==> flow/design.v <==
module alu #(
   parameter N_BITS = 32,
   parameter N_OPCODE = 6
)
(  input [N_BITS-1:0]   i_datoA,
   input [N_BITS-1:0]   i_datoB,
   input [N_OPCODE-1:0] i_opcode,
   output reg  [N_BITS-1:0] o_aluResult,
   output                   o_cero
);
   always @(*) begin
      case(i_opcode)
         6'b000000:  o_aluResult = i_datoA & i_datoB;
         6'b000001:   o_aluResult = i_datoA | i_datoB;
         6'b000010:  o_aluResult = i_datoA + i_datoB;
         6'b000011: o_aluResult = $unsigned(i_datoA) + $unsigned(i_datoB);
         6'b000100:  o_aluResult = ~(i_datoA | i_datoB);
         6'b000101:  begin
                o_aluResult = i_datoA ^ i_datoB; 
                end
         6'b000110:  o_aluResult = i_datoA << i_datoB;
         6'b000111:  o_aluResult = i_datoA >> i_datoB;
         6'b001000:  o_aluResult = i_datoA >>> i_datoB;
         6'b001001: o_aluResult = i_datoB << i_datoA;
         6'b001010: o_aluResult = i_datoB >> i_datoA;
         6'b001011: o_aluResult = i_datoB >>> i_datoA;
         6'b001100: o_aluResult = $unsigned(i_datoA) - $unsigned(i_datoB);
         6'b001101:  o_aluResult = i_datoA - i_datoB;
         6'b001110:  o_aluResult = i_datoA < i_datoB;
         6'b001111:  o_aluResult = i_datoB << 16;
         6'b010000:   o_aluResult = (i_datoA + i_datoB) & 32'h000000ff;
         6'b010001:   o_aluResult = (i_datoA + i_datoB) & 32'h0000ffff;
         6'b010010:  o_aluResult = ($unsigned(i_datoA) + $unsigned(i_datoB)) & 32'h000000ff;
         6'b010011:  o_aluResult = ($unsigned(i_datoA) + $unsigned(i_datoB)) & 32'h0000ffff;
         default: o_aluResult = {N_BITS{1'b0}}; 
      endcase
   end 
   assign o_cero = (o_aluResult == 0);
endmodule
`timescale 1ns / 1ps
module aluControl#(
      parameter N_OPCODE  = 6,
      parameter N_ALUOP = 2
)
(  input  [N_OPCODE-1:0]  i_funct,  
   input  [N_OPCODE-1:0]  i_op,     
   input  [N_ALUOP-1:0] i_aluOp,  
   output reg [N_OPCODE-1:0] o_opcodeAlu
);
   always@(*) begin
      case(i_aluOp)
      2'b00:  
      begin
         case(i_op)  
            6'b100000: o_opcodeAlu = 6'b010000;  
            6'b100001: o_opcodeAlu = 6'b010001;  
            6'b100011: o_opcodeAlu = 6'b010001;  
            6'b100100: o_opcodeAlu = 6'b010010;  
            6'b100101: o_opcodeAlu = 6'b010011;  
            6'b100111: o_opcodeAlu = 6'b000011;  
            6'b101000: o_opcodeAlu = 6'b0;  
            6'b101001: o_opcodeAlu = 6'b0;  
            6'b101011: o_opcodeAlu = 6'b0;  
            default: o_opcodeAlu = {N_OPCODE{1'b1}};   
         endcase
      end
      2'b01:  
      begin
         case(i_op)
            6'b000100,
            6'b000101: o_opcodeAlu = {N_OPCODE{1'b1}};  
            default: o_opcodeAlu = {N_OPCODE{1'b1}};
         endcase
      end
      2'b10:  
      begin
         case(i_funct)  
            6'b100100: o_opcodeAlu = 6'b000000;  
            6'b100101: o_opcodeAlu = 6'b000001;  
            6'b100001: o_opcodeAlu = 6'b000011;  
            6'b100111: o_opcodeAlu = 6'b000100;  
            6'b100110: o_opcodeAlu = 6'b000101;  
            6'b000000: o_opcodeAlu = 6'b000010;  
            6'b000011: o_opcodeAlu = 6'b001000;  
            6'b000100: o_opcodeAlu = 6'b001001;  
            6'b000110: o_opcodeAlu = 6'b001010;  
            6'b000111: o_opcodeAlu = 6'b001010;  
            6'b100011: o_opcodeAlu = 6'b001100;  
            6'b100010: o_opcodeAlu = 6'b001101;  
            6'b101010: o_opcodeAlu = 6'b001110;  
            6'b001000: o_opcodeAlu = {N_OPCODE{1'b1}};  
            6'b001001: o_opcodeAlu = {N_OPCODE{1'b1}};  
            default: o_opcodeAlu = {N_OPCODE{1'b1}};  
         endcase
      end
      2'b11:  
      begin
         case(i_op)  
            6'b001111: o_opcodeAlu = 6'b001111;  
            6'b001000: o_opcodeAlu = 6'b000010;  
            6'b001100: o_opcodeAlu = 6'b000000;  
            6'b001101: o_opcodeAlu = 6'b000001;  
            6'b001110: o_opcodeAlu = 6'b000101;  
            6'b001010: o_opcodeAlu = 6'b001110;  
            default: o_opcodeAlu = {N_OPCODE{1'b1}};  
         endcase
      end
      default: o_opcodeAlu = {N_OPCODE{1'b1}};  
      endcase
   end  
endmodule
`timescale 1ns / 1ps
module fowarding_unit #(
   parameter N_BITS_REG = 6
)
(   
   input  [N_BITS_REG-1:0] i_rt_id,
   input  [N_BITS_REG-1:0] i_rs_id,
   input  [N_BITS_REG-1:0] i_rd_EX_MEM,
   input  i_regWrite_EX_MEM,
   input  [N_BITS_REG-1:0] i_rd_MEM_WB, 
   input  i_regWrite_MEM_WB,
   output reg [1:0] o_forwardA,
   output reg [1:0] o_forwardB
);
   reg [2:0] temp1_EX;   
   reg [2:0] temp2_EX;   
   reg [3:0] temp1_MEM;  
   reg [3:0] temp2_MEM;  
   always @(*) begin 
      o_forwardA = 2'b00;
      o_forwardB = 2'b00;
      temp1_EX = {i_regWrite_EX_MEM, 
                     (i_rd_EX_MEM != 0), 
                     (i_rd_EX_MEM == i_rs_id)};
      temp2_EX = {i_regWrite_EX_MEM, 
                     (i_rd_EX_MEM != 0), 
                     (i_rd_EX_MEM == i_rt_id)};
      if(temp1_EX == 3'b111)
         o_forwardA = 2'b10;  
      if(temp2_EX == 3'b111)
         o_forwardB = 2'b10;  
      temp1_MEM = {i_regWrite_MEM_WB, 
                     (i_rd_MEM_WB != 0),
                  ~(i_regWrite_EX_MEM && (i_rd_EX_MEM != 0) && (i_rd_EX_MEM == i_rs_id)), 
                     (i_rd_MEM_WB == i_rs_id)};
      temp2_MEM = {i_regWrite_MEM_WB, 
                     (i_rd_MEM_WB != 0),
                  ~(i_regWrite_EX_MEM && (i_rd_EX_MEM != 0) && (i_rd_EX_MEM == i_rt_id)), 
                     (i_rd_MEM_WB == i_rt_id)};
      if(temp1_MEM == 4'b1111)
         o_forwardA = 2'b01;  
      if(temp2_MEM == 4'b1111)
         o_forwardB = 2'b01;  
   end 
endmodule
`timescale 1ns / 1ps
module IExecute #(
   parameter N_BITS = 32,
   parameter N_BITS_REG = 5,
   parameter N_OPCODE = 6
)
(  input i_clk, i_reset,
   input  i_exec_mode,
   input  i_step,
   input [1:0] i_aluOP,  
   input i_aluSrc,
   input [N_BITS-1:0] i_datoLeido1,  
   input [N_BITS-1:0] i_datoLeido2,
   input [N_BITS-1:0] i_datoExtSigno,
   input [N_BITS-1:0] i_instruccion,  
   input [N_BITS_REG-1:0] i_rt_id,  
   input [N_BITS_REG-1:0] i_rd_id,  
   input [N_BITS_REG-1:0] i_rt_OR_rd,  
   input [N_BITS_REG-1:0] i_rd_EX_MEM,  
   input [N_BITS_REG-1:0] i_rd_MEM_WB,  
   input [N_BITS_REG-1:0] i_rs_id,      
   input [N_BITS-1:0] i_wbData,
   input [N_BITS-1:0] i_memData,
   input i_memToReg,
   input i_regWrite_EX_MEM,
   input i_regWrite_MEM_WB,
   input [1:0] i_branch,
   input i_memWrite,
   input [1:0]i_memRead,
   input i_regWrite,
   input i_halt,
   output reg [N_BITS-1:0] o_instruccion,
   output reg  o_ceroSignal,
   output reg  [N_BITS-1:0] o_aluResult,
   output reg [N_BITS-1:0] o_datoLeido2,
   output reg [N_BITS_REG-1:0] o_rd_data,  
   output reg [N_BITS_REG-1:0] o_rt_OR_rd,
   output reg o_memToReg,
   output reg [1:0] o_branch,
   output reg o_memWrite,
   output reg o_memRead,
   output reg o_regWrite,
   output reg o_halt
);
   wire  [N_BITS-1:0] w_aluResult;
   wire  w_ceroSignal;
   wire [1:0] w_forwardA;
   wire [1:0] w_forwardB;
   reg [N_BITS-1:0] dato1ALU;  
   reg [N_BITS-1:0] dato2ALU;  
   reg [N_BITS-1:0] dato2_preALU;  
   wire [N_OPCODE-1:0] aluOpcode;  
   reg memToReg;
   reg regWrite_EX_MEM;
   reg regWrite_MEM_WB;
   reg branch;
   reg memWrite;
   reg memRead;
   always @(*)begin  
      case(w_forwardA)
         2'b00: dato1ALU = i_datoLeido1; 
         2'b01: dato1ALU = i_wbData;
         2'b10: dato1ALU = i_memData;
         default: dato1ALU = 32'h00000000;
      endcase
   end 
   always @(*)begin  
      case(w_forwardB)
         2'b00: dato2_preALU = i_datoLeido2; 
         2'b01: dato2_preALU = i_wbData;
         2'b10: dato2_preALU = i_memData;
         default: dato2_preALU = 32'h00000000;
      endcase
   end 
   always @(*)begin  
      case(i_aluSrc)
         1'b0: dato2ALU = dato2_preALU;
         1'b1: dato2ALU = i_datoExtSigno;
         default: dato2ALU = 32'h00000000;
      endcase
   end 
   always@(posedge i_clk) begin: EX_MEM
      if(i_reset) begin
         o_memToReg <= 1'b0;
         o_branch   <= 1'b0;
         o_memWrite <= 1'b0;
         o_memRead  <= 1'b0;
         o_aluResult <= 32'h00000000;
         o_ceroSignal <= 1'b0;
         o_datoLeido2 <= 32'h00000000;
         o_rd_data <= 6'b000000;
         o_rt_OR_rd <= 6'b000000;
         o_regWrite  <= 1'b0;
      end 
      else begin
         if((i_exec_mode == 1'b0 || (i_exec_mode && i_step)))
         begin
            o_instruccion <= i_instruccion;
            o_memToReg <= i_memToReg;
            o_branch   <= i_branch;
            o_memWrite <= i_memWrite;
            o_memRead  <= i_memRead;
            o_aluResult <= w_aluResult;
            o_ceroSignal <= w_ceroSignal;
            o_datoLeido2 <= dato2_preALU; 
            o_rd_data <= i_rd_id; 
            o_rt_OR_rd <= i_rt_OR_rd; 
            o_regWrite  <= i_regWrite;
            o_halt      <= i_halt;
         end
      end 
   end 
   aluControl
   u_aluBlock (
      .i_aluOp(i_aluOP),   
      .i_funct(i_instruccion[5:0]),  
      .i_op(i_instruccion[31:26]),  
      .o_opcodeAlu(aluOpcode)  
   );
   alu
   u_alu_1(
      .i_datoA(dato1ALU),
      .i_datoB(dato2ALU),
      .i_opcode(aluOpcode),
      .o_aluResult(w_aluResult),
      .o_cero(w_ceroSignal)
   );
   fowarding_unit
   u_corto (
      .i_rt_id(i_rt_id),
      .i_rs_id(i_rs_id),
      .i_rd_EX_MEM(i_rd_EX_MEM),
      .i_regWrite_EX_MEM(i_regWrite_EX_MEM),
      .i_rd_MEM_WB(i_rd_MEM_WB),
      .i_regWrite_MEM_WB(i_regWrite_MEM_WB),
      .o_forwardA(w_forwardA),
      .o_forwardB(w_forwardB)
   );
endmodule
==> reports on IExecute <==
== Reports on IExecute ==
Each step is given for the RTL above and for the edited RTL.
"original" refers to lines of the RTL above, "edited" to lines of the edited file.
"difference" is "edited" less "original", of the values as shown; "rel. change" is that difference over "original", in percent.
Library cell names are shortened.
Not given: --
Inputs
  top: IExecute
  clock input: i_clk
  library: sky130hd
  library corner: tt_025C_1v80

== The edit ==
The edit as a unified diff against the file above.
A script made this edit. It changes what the design does and was not meant as an optimisation.
begin of diff
@@ -11,5 +11,5 @@
    always @(*) begin
       case(i_opcode)
-         6'b000000:  o_aluResult = i_datoA & i_datoB;
+         6'b000000:  o_aluResult = i_datoA | i_datoB;
          6'b000001:   o_aluResult = i_datoA | i_datoB;
          6'b000010:  o_aluResult = i_datoA + i_datoB;
end of diff

== Word-level counts ==
Source: Yosys, flattened and elaborated, memories not mapped. Widths are those after wreduce. Registers that Yosys merges into a memory's read port (data or address) are not register bits. Print and check cells do not count. Equal cells are merged and count once.
Yosys's memory passes give these memory sizes; they may raise the number of words (mostly to a power of two), join words into wider ones and drop unused or constant bits.
Cells by class
  add/subtract/negate cells: original 2, edited 2, difference 0, rel. change 0.00%
  magnitude comparators: original 1, edited 1, difference 0, rel. change 0.00%
  equality and inequality tests: original 49, edited 49, difference 0, rel. change 0.00%
  shift-type cells: original 6, edited 6, difference 0, rel. change 0.00%
  muxes and demuxes: original 11, edited 11, difference 0, rel. change 0.00%
  bitwise gates (word level): original 9, edited 8, difference -1, rel. change -11.11%
  reductions and logical operators: original 19, edited 20, difference +1, rel. change +5.26%
Operator list
  OR reduction 2 bit: original 5, edited 6, difference +1, rel. change +20.00%
  AND 32 bit: original 1, edited 0, difference -1, rel. change -100.00%
  case mux 32 bit (select 16 bit): original 1, edited 0, difference -1, rel. change -100.00%
  case mux 32 bit (select 15 bit): original 0, edited 1, difference +1
  == test 6 x 4 -> 1 bit (second input constant): original 14, edited 14, difference 0, rel. change 0.00%
  == test 6 bit (second input constant): original 9, edited 9, difference 0, rel. change 0.00%
  NOT 1 bit: original 5, edited 5, difference 0, rel. change 0.00%
  == test 2 bit (second input constant): original 4, edited 4, difference 0, rel. change 0.00%
  == test 5 bit: original 4, edited 4, difference 0, rel. change 0.00%
  == test 6 x 3 -> 1 bit (second input constant): original 4, edited 4, difference 0, rel. change 0.00%
  == test 6 x 5 -> 1 bit (second input constant): original 4, edited 4, difference 0, rel. change 0.00%
  logical AND 1 bit: original 4, edited 4, difference 0, rel. change 0.00%
  two-way mux 2 bit: original 4, edited 4, difference 0, rel. change 0.00%
  == test 2 x 1 -> 1 bit (second input constant): original 3, edited 3, difference 0, rel. change 0.00%
  zero test 2 bit: original 3, edited 3, difference 0, rel. change 0.00%
  == test 3 bit (second input constant): original 2, edited 2, difference 0, rel. change 0.00%
  == test 4 bit (second input constant): original 2, edited 2, difference 0, rel. change 0.00%
  == test 6 x 2 -> 1 bit (second input constant): original 2, edited 2, difference 0, rel. change 0.00%
  case mux 32 bit (select 3 bit): original 2, edited 2, difference 0, rel. change 0.00%
  case mux 6 bit (select 6 bit): original 2, edited 2, difference 0, rel. change 0.00%
  nonzero test 6 bit: original 2, edited 2, difference 0, rel. change 0.00%
  left shift 32 x 32 -> 32 bit: original 2, edited 2, difference 0, rel. change 0.00%
  >> shifter 32 x 32 -> 32 bit: original 2, edited 2, difference 0, rel. change 0.00%
  >>> shifter 32 x 32 -> 32 bit: original 2, edited 2, difference 0, rel. change 0.00%
  adder 32 bit: original 1, edited 1, difference 0, rel. change 0.00%
  == test 6 x 1 -> 1 bit (second input constant): original 1, edited 1, difference 0, rel. change 0.00%
  zero test 32 bit: original 1, edited 1, difference 0, rel. change 0.00%
  zero test 6 bit: original 1, edited 1, difference 0, rel. change 0.00%
The list need not be complete.
Storage and ports
  flip-flop bits (word level): original 114, edited 114, difference 0, rel. change 0.00%
  ROM bits: original 384, edited 384, difference 0, rel. change 0.00%
  memories: original 1, edited 1, difference 0, rel. change 0.00%
  output and inout bits: original 114, edited 114, difference 0, rel. change 0.00%
  elaborated cells: original 110, edited 110, difference 0, rel. change 0.00%
Memory list
  words x width with read and write ports: original 64x6 r1 w0, edited 64x6 r1 w0

== Depth ==
Yosys ltp: most cells in a row. Word level: on the elaborated netlist, between registers, memories and ports. Mapped: between sequential cells and ports; inverters and the memories' decode and read muxes count.
Depth
  depth after elaboration: original 13, edited 13, difference 0, rel. change 0.00%
  ABC_AREA: original 0, edited 0
  gate-level depth with buffers: original 30, edited 28, difference -2, rel. change -6.67%

== Synthesis result ==
Yosys stat after the flow's synthesis: flattened, memories mapped to cells. It holds for the ABC_AREA given above (unset counts as 0); a run with the other value may have another netlist.
Mapped netlist
  mapped cells: original 2953, edited 2960, difference +7, rel. change +0.24%
  mapped area (µm²): original 19846.5, edited 21095.2, difference +1248.7, rel. change +6.29%
  flip-flop cells: original 114, edited 114, difference 0, rel. change 0.00%
  buffers: original 251, edited 273, difference +22, rel. change +8.76%
Cell types
  nor3_1: original 210, edited 113, difference -97, rel. change -46.19%
  nand3_1: original 186, edited 98, difference -88, rel. change -47.31%
  o21ai_0: original 209, edited 124, difference -85, rel. change -40.67%
  o31ai_1: original 28, edited 79, difference +51, rel. change +182.14%
  a211oi_1: original 128, edited 78, difference -50, rel. change -39.06%
  nand4_1: original 31, edited 81, difference +50, rel. change +161.29%
  clkbuf_1: original 152, edited 112, difference -40, rel. change -26.32%
  nor4_1: original 39, edited 73, difference +34, rel. change +87.18%
  a32oi_1: original 6, edited 30, difference +24, rel. change +400.00%
  buf_6: original 2, edited 26, difference +24, rel. change +1200.00%
  o211ai_1: original 68, edited 49, difference -19, rel. change -27.94%
  nand2_1: original 217, edited 235, difference +18, rel. change +8.29%
  buf_4: original 4, edited 22, difference +18, rel. change +450.00%
  buf_2: original 69, edited 84, difference +15, rel. change +21.74%
  a311oi_1: original 66, edited 51, difference -15, rel. change -22.73%
  o31a_1: original 7, edited 22, difference +15, rel. change +214.29%
  a21oi_1: original 240, edited 226, difference -14, rel. change -5.83%
  a21o_1: original 15, edited 29, difference +14, rel. change +93.33%
The list need not be complete.
The figures by module come from a second, unflattened synthesis with its own total; it is not the netlist above.
Second synthesis, totals
  cell total of the unflattened synthesis: original 2817, edited 2773, difference -44, rel. change -1.56%
  area (unflattened synthesis) (µm²): original 20363.3, edited 19927.9, difference -435.4, rel. change -2.14%
Each row is one instance without its submodules.
Modules, original
  alu: instances 1, cells 2068, area 13817.0 µm²
  IExecute: instances 1, cells 642, area 5749.3 µm²
  aluControl: instances 1, cells 70, area 466.7 µm²
  fowarding_unit: instances 1, cells 37, area 330.3 µm²
Modules, edited
  alu: instances 1, cells 2024, area 13381.6 µm²
  IExecute: instances 1, cells 642, area 5749.3 µm²
  aluControl: instances 1, cells 70, area 466.7 µm²
  fowarding_unit: instances 1, cells 37, area 330.3 µm²

== Path before layout ==
OpenSTA on the mapped netlist: ideal clock, no wires. The path of least setup slack (recovery checks aside). Input and output delay are each 20% of the period. Register names are those of the netlist, which keeps one name where synthesis merged equal registers.
Timing path post-synthesis
  path kind: original input to register, edited input to register
  start: original in i_rs_id[4], edited in i_rd_MEM_WB[1]
  end: original reg o_ceroSignal, edited reg o_ceroSignal
  period (ns): original 12.0, edited 12.0, difference 0.0, rel. change 0.00%
  setup time (ns): original 0.092, edited 0.088, difference -0.004
  arrival (ns): original 8.756, edited 8.427, difference -0.329, rel. change -3.76%
  setup slack (ns): original 3.151, edited 3.485, difference +0.334
  path delay (ns): original 6.448, edited 6.115, difference -0.333, rel. change -5.16%
  stages: original 27, edited 27, difference 0, rel. change 0.00%
  synthesis period reached (ns): original 8.849, edited 8.515, difference -0.334, rel. change -3.77%
"path delay" is the arrival time less input delay plus setup time.
"stages": output pins that drive a net of the path, with the launching flip-flop's if there is one; two outputs of one cell count as two.
"synthesis period reached" = period - worst setup slack (recovery checks aside). The figure is calculated, with input and output delays left at 20% of the set period.
Between the ends stands the longest chain of elaborated cells between them, by number of cells; it is not shown to be the way that was timed. Of several equally long chains one is given.
Each line given opens the expression or statement behind the cell; cells for indexed reads and writes are added by Yosys, which also makes memories of some case tables.
On the way, post-synthesis, original
  cells stage by stage: xor2_1 or4b_1 clkbuf_1 nor2_2 mux2i_1 o21ai_1 clkbuf_1 clkbuf_1 buf_1 clkbuf_1 ha_1 clkbuf_1 nor2b_1 o21ai_0 a21boi_0 o21a_1 a41oi_1 o311a_1 o41ai_1 a221oi_1 o31ai_1 a21oi_1 a2111oi_0 nand4_1 nor4_1 nand4_1 o32ai_1
  cells in the longest elaborated chain: 11
  elaborated cells on any way between the ends: 27
  classes of those cells: add/sub: 2; compare: 1; eq/ne: 6; shift: 6; mux: 4; logic: 5; reduce/logical: 3
RTL lines, path post-synthesis, original
  start, declared: RTL line 177  | input [N_BITS_REG-1:0] i_rs_id,
  == test 5 bit: RTL line 145  | ~(i_regWrite_EX_MEM && (i_rd_EX_MEM != 0) && (i_rd_EX_MEM == i_rs_id)),
  logical AND 1 bit: RTL line 145
  NOT 1 bit: RTL line 145
  == test 4 bit: RTL line 151  | if(temp1_MEM == 4'b1111)
  two-way mux 2 bit: RTL line 151
  == test 2 bit: RTL line 216  | case(w_forwardA)
  case mux 32 bit (select 3 bit): RTL line 216
  bitwise OR 32 bit: RTL line 17  | 6'b000100:  o_aluResult = ~(i_datoA | i_datoB);
  NOT 32 bit: RTL line 17
  case mux 32 bit (select 16 bit): RTL line 12  | case(i_opcode)
  zero test 32 bit: RTL line 38  | assign o_cero = (o_aluResult == 0);
  end, assigned: RTL line 245  | o_ceroSignal <= 1'b0;
  end, assigned: RTL line 260  | o_ceroSignal <= w_ceroSignal;
  end, declared: RTL line 189  | output reg  o_ceroSignal,
On the way, post-synthesis, edited
  cells stage by stage: or4_4 o21a_4 and4_1 buf_4 o31ai_4 inv_4 buf_6 buf_6 buf_2 buf_1 ha_1 fa_1 nor2b_1 o211ai_1 a21oi_1 o21ai_0 nand3b_1 a31oi_1 o31ai_1 a221o_1 o21ai_0 o311ai_0 a211oi_1 nand4_1 or4_1 or4_1 o32ai_2
  cells in the longest elaborated chain: 10
  elaborated cells on any way between the ends: 30
  classes of those cells: add/sub: 2; compare: 1; eq/ne: 8; shift: 6; mux: 6; logic: 3; reduce/logical: 4
RTL lines, path post-synthesis, edited
  start, declared: RTL line 176  | input [N_BITS_REG-1:0] i_rd_MEM_WB,
  == test 5 bit: RTL line 150  | (i_rd_MEM_WB == i_rt_id)};
  == test 4 bit: RTL line 153  | if(temp2_MEM == 4'b1111)
  two-way mux 2 bit: RTL line 153
  == test 2 bit: RTL line 224  | case(w_forwardB)
  case mux 32 bit (select 3 bit): RTL line 224
  case mux 32 bit (select 2 bit): RTL line 232  | case(i_aluSrc)
  bitwise OR 32 bit: RTL line 17  | 6'b000100:  o_aluResult = ~(i_datoA | i_datoB);
  NOT 32 bit: RTL line 17
  case mux 32 bit (select 15 bit): RTL line 12  | case(i_opcode)
  zero test 32 bit: RTL line 38  | assign o_cero = (o_aluResult == 0);
  end, assigned: RTL line 245  | o_ceroSignal <= 1'b0;
  end, assigned: RTL line 260  | o_ceroSignal <= w_ceroSignal;
  end, declared: RTL line 189  | output reg  o_ceroSignal,

== Worst path after layout ==
Path of least setup slack in the final report of each run of set A (OpenROAD, finished layout, wires in). Where an end is a register, its clock arrival counts in the times.
Timing path after layout
  path kind: original input to register, edited input to register
  start: original in i_rd_EX_MEM[2], edited in i_rd_MEM_WB[1]
  end: original reg o_ceroSignal, edited reg o_ceroSignal
  period (ns): original 10.8, edited 10.8, difference 0.0, rel. change 0.00%
  setup time (ns): original 0.09, edited 0.09, difference 0.00
  arrival (ns): original 10.56, edited 10.12, difference -0.44, rel. change -4.17%
  setup slack (ns): original 0.67, edited 1.04, difference +0.37
  stages: original 25, edited 26, difference +1, rel. change +4.00%
Between the ends stands the longest chain of elaborated cells between them, by number of cells; it is not shown to be the way that was timed. Of several equally long chains one is given.
On the way, after layout, original
  cells stage by stage: clkdlybuf4s50_1 or4_4 o211ai_4 or2_2 buf_4 a311oi_1 a21oi_2 ha_1 o21ai_0 a21boi_0 o21a_1 a41oi_1 o311a_1 o41ai_1 a221oi_1 o31ai_1 o22a_1 a21oi_1 nor4_1 buf_4 nand2_1 nor4_1 buf_4 nand4_1 o32ai_1
  cells in the longest elaborated chain: 13
  elaborated cells on any way between the ends: 40
  classes of those cells: add/sub: 2; compare: 1; eq/ne: 10; shift: 6; mux: 8; logic: 6; reduce/logical: 7
RTL lines, path after layout, original
  start, declared: RTL line 175  | input [N_BITS_REG-1:0] i_rd_EX_MEM,
  nonzero test 6 bit: RTL line 149  | ~(i_regWrite_EX_MEM && (i_rd_EX_MEM != 0) && (i_rd_EX_MEM == i_rt_id)),
  logical AND 1 bit x2: RTL line 149
  NOT 1 bit: RTL line 149
  == test 4 bit: RTL line 153  | if(temp2_MEM == 4'b1111)
  two-way mux 2 bit: RTL line 153
  == test 2 bit: RTL line 224  | case(w_forwardB)
  case mux 32 bit (select 3 bit): RTL line 224
  case mux 32 bit (select 2 bit): RTL line 232  | case(i_aluSrc)
  bitwise OR 32 bit: RTL line 17  | 6'b000100:  o_aluResult = ~(i_datoA | i_datoB);
  NOT 32 bit: RTL line 17
  case mux 32 bit (select 16 bit): RTL line 12  | case(i_opcode)
  zero test 32 bit: RTL line 38  | assign o_cero = (o_aluResult == 0);
  end, assigned: RTL line 245  | o_ceroSignal <= 1'b0;
  end, assigned: RTL line 260  | o_ceroSignal <= w_ceroSignal;
  end, declared: RTL line 189  | output reg  o_ceroSignal,
On the way, after layout, edited
  cells stage by stage: clkdlybuf4s50_1 or4_4 o21ai_4 buf_4 o31ai_1 buf_4 a311oi_2 nor2_1 ha_1 nor2b_1 a221oi_1 a21oi_1 o21ai_0 nand3b_1 a31oi_1 o31ai_1 a221o_1 o21ai_0 buf_4 o311ai_0 a211oi_1 buf_4 nand4_1 or4_1 or4_1 o32ai_2
  cells in the longest elaborated chain: 10
  elaborated cells on any way between the ends: 30
  classes of those cells: add/sub: 2; compare: 1; eq/ne: 8; shift: 6; mux: 6; logic: 3; reduce/logical: 4
RTL lines, path after layout, edited
  start, declared: RTL line 176  | input [N_BITS_REG-1:0] i_rd_MEM_WB,
  == test 5 bit: RTL line 150  | (i_rd_MEM_WB == i_rt_id)};
  == test 4 bit: RTL line 153  | if(temp2_MEM == 4'b1111)
  two-way mux 2 bit: RTL line 153
  == test 2 bit: RTL line 224  | case(w_forwardB)
  case mux 32 bit (select 3 bit): RTL line 224
  case mux 32 bit (select 2 bit): RTL line 232  | case(i_aluSrc)
  bitwise OR 32 bit: RTL line 17  | 6'b000100:  o_aluResult = ~(i_datoA | i_datoB);
  NOT 32 bit: RTL line 17
  case mux 32 bit (select 15 bit): RTL line 12  | case(i_opcode)
  zero test 32 bit: RTL line 38  | assign o_cero = (o_aluResult == 0);
  end, assigned: RTL line 245  | o_ceroSignal <= 1'b0;
  end, assigned: RTL line 260  | o_ceroSignal <= w_ceroSignal;
  end, declared: RTL line 189  | output reg  o_ceroSignal,

== Measured runs ==
Both versions went through the flow (Yosys, OpenROAD) with the same settings in each pair. Constraints: input delay and output delay 20% of the set period each, output load 0.01 pF.
Flow settings, set A
  CORE_UTILIZATION: 40
  period_ns: 10.8
  CAP_MARGIN: 20
  CORE_MARGIN: 2
  SLEW_MARGIN: 20
Final reports, set A
  post-synthesis cell area (µm²): original 19846.5, edited 21095.2, difference +1248.7, rel. change +6.29%
  die size (µm²): original 51413.3, edited 54590.0, difference +3176.7, rel. change +6.18%
  standard-cell area after layout (µm²): original 25254.2, edited 26183.9, difference +929.7, rel. change +3.68%
  utilization after layout (%): original 51.6, edited 50.0, difference -1.6
  worst setup slack after layout (ns): original 0.668, edited 1.035, difference +0.367
  worst hold slack (ns): original 0.458, edited 0.452, difference -0.006
  power consumption (mW): original 2.641, edited 2.779, difference +0.138, rel. change +5.23%
Flow settings, set B
  CELL_PAD_IN_SITES_DETAIL_PLACEMENT: 1
  CORE_ASPECT_RATIO: 0.85
  CORE_UTILIZATION: 17
  CTS_CLUSTER_SIZE: 80
  MAX_ROUTING_LAYER: met4
  MIN_ROUTING_LAYER: met1
  PLACE_DENSITY: 0.48
  SLEW_MARGIN: 25
  TNS_END_PERCENT: 35
  period_ns: 8.01
  CAP_MARGIN: 20
  CORE_MARGIN: 2
Final reports, set B
  post-synthesis cell area (µm²): original 19846.5, edited 21095.2, difference +1248.7, rel. change +6.29%
  die size (µm²): original 119501.0, edited 126933.0, difference +7432.0, rel. change +6.22%
  standard-cell area after layout (µm²): original 31996.9, edited 33229.4, difference +1232.5, rel. change +3.85%
  utilization after layout (%): original 27.6, edited 26.9, difference -0.7
  worst setup slack after layout (ns): original 0.164, edited 0.050, difference -0.114
  worst hold slack (ns): original 0.450, edited 0.451, difference +0.001
  power consumption (mW): original 4.216, edited 4.382, difference +0.166, rel. change +3.94%
"power consumption": no workload was simulated; the value follows from the tool's default switching activity.
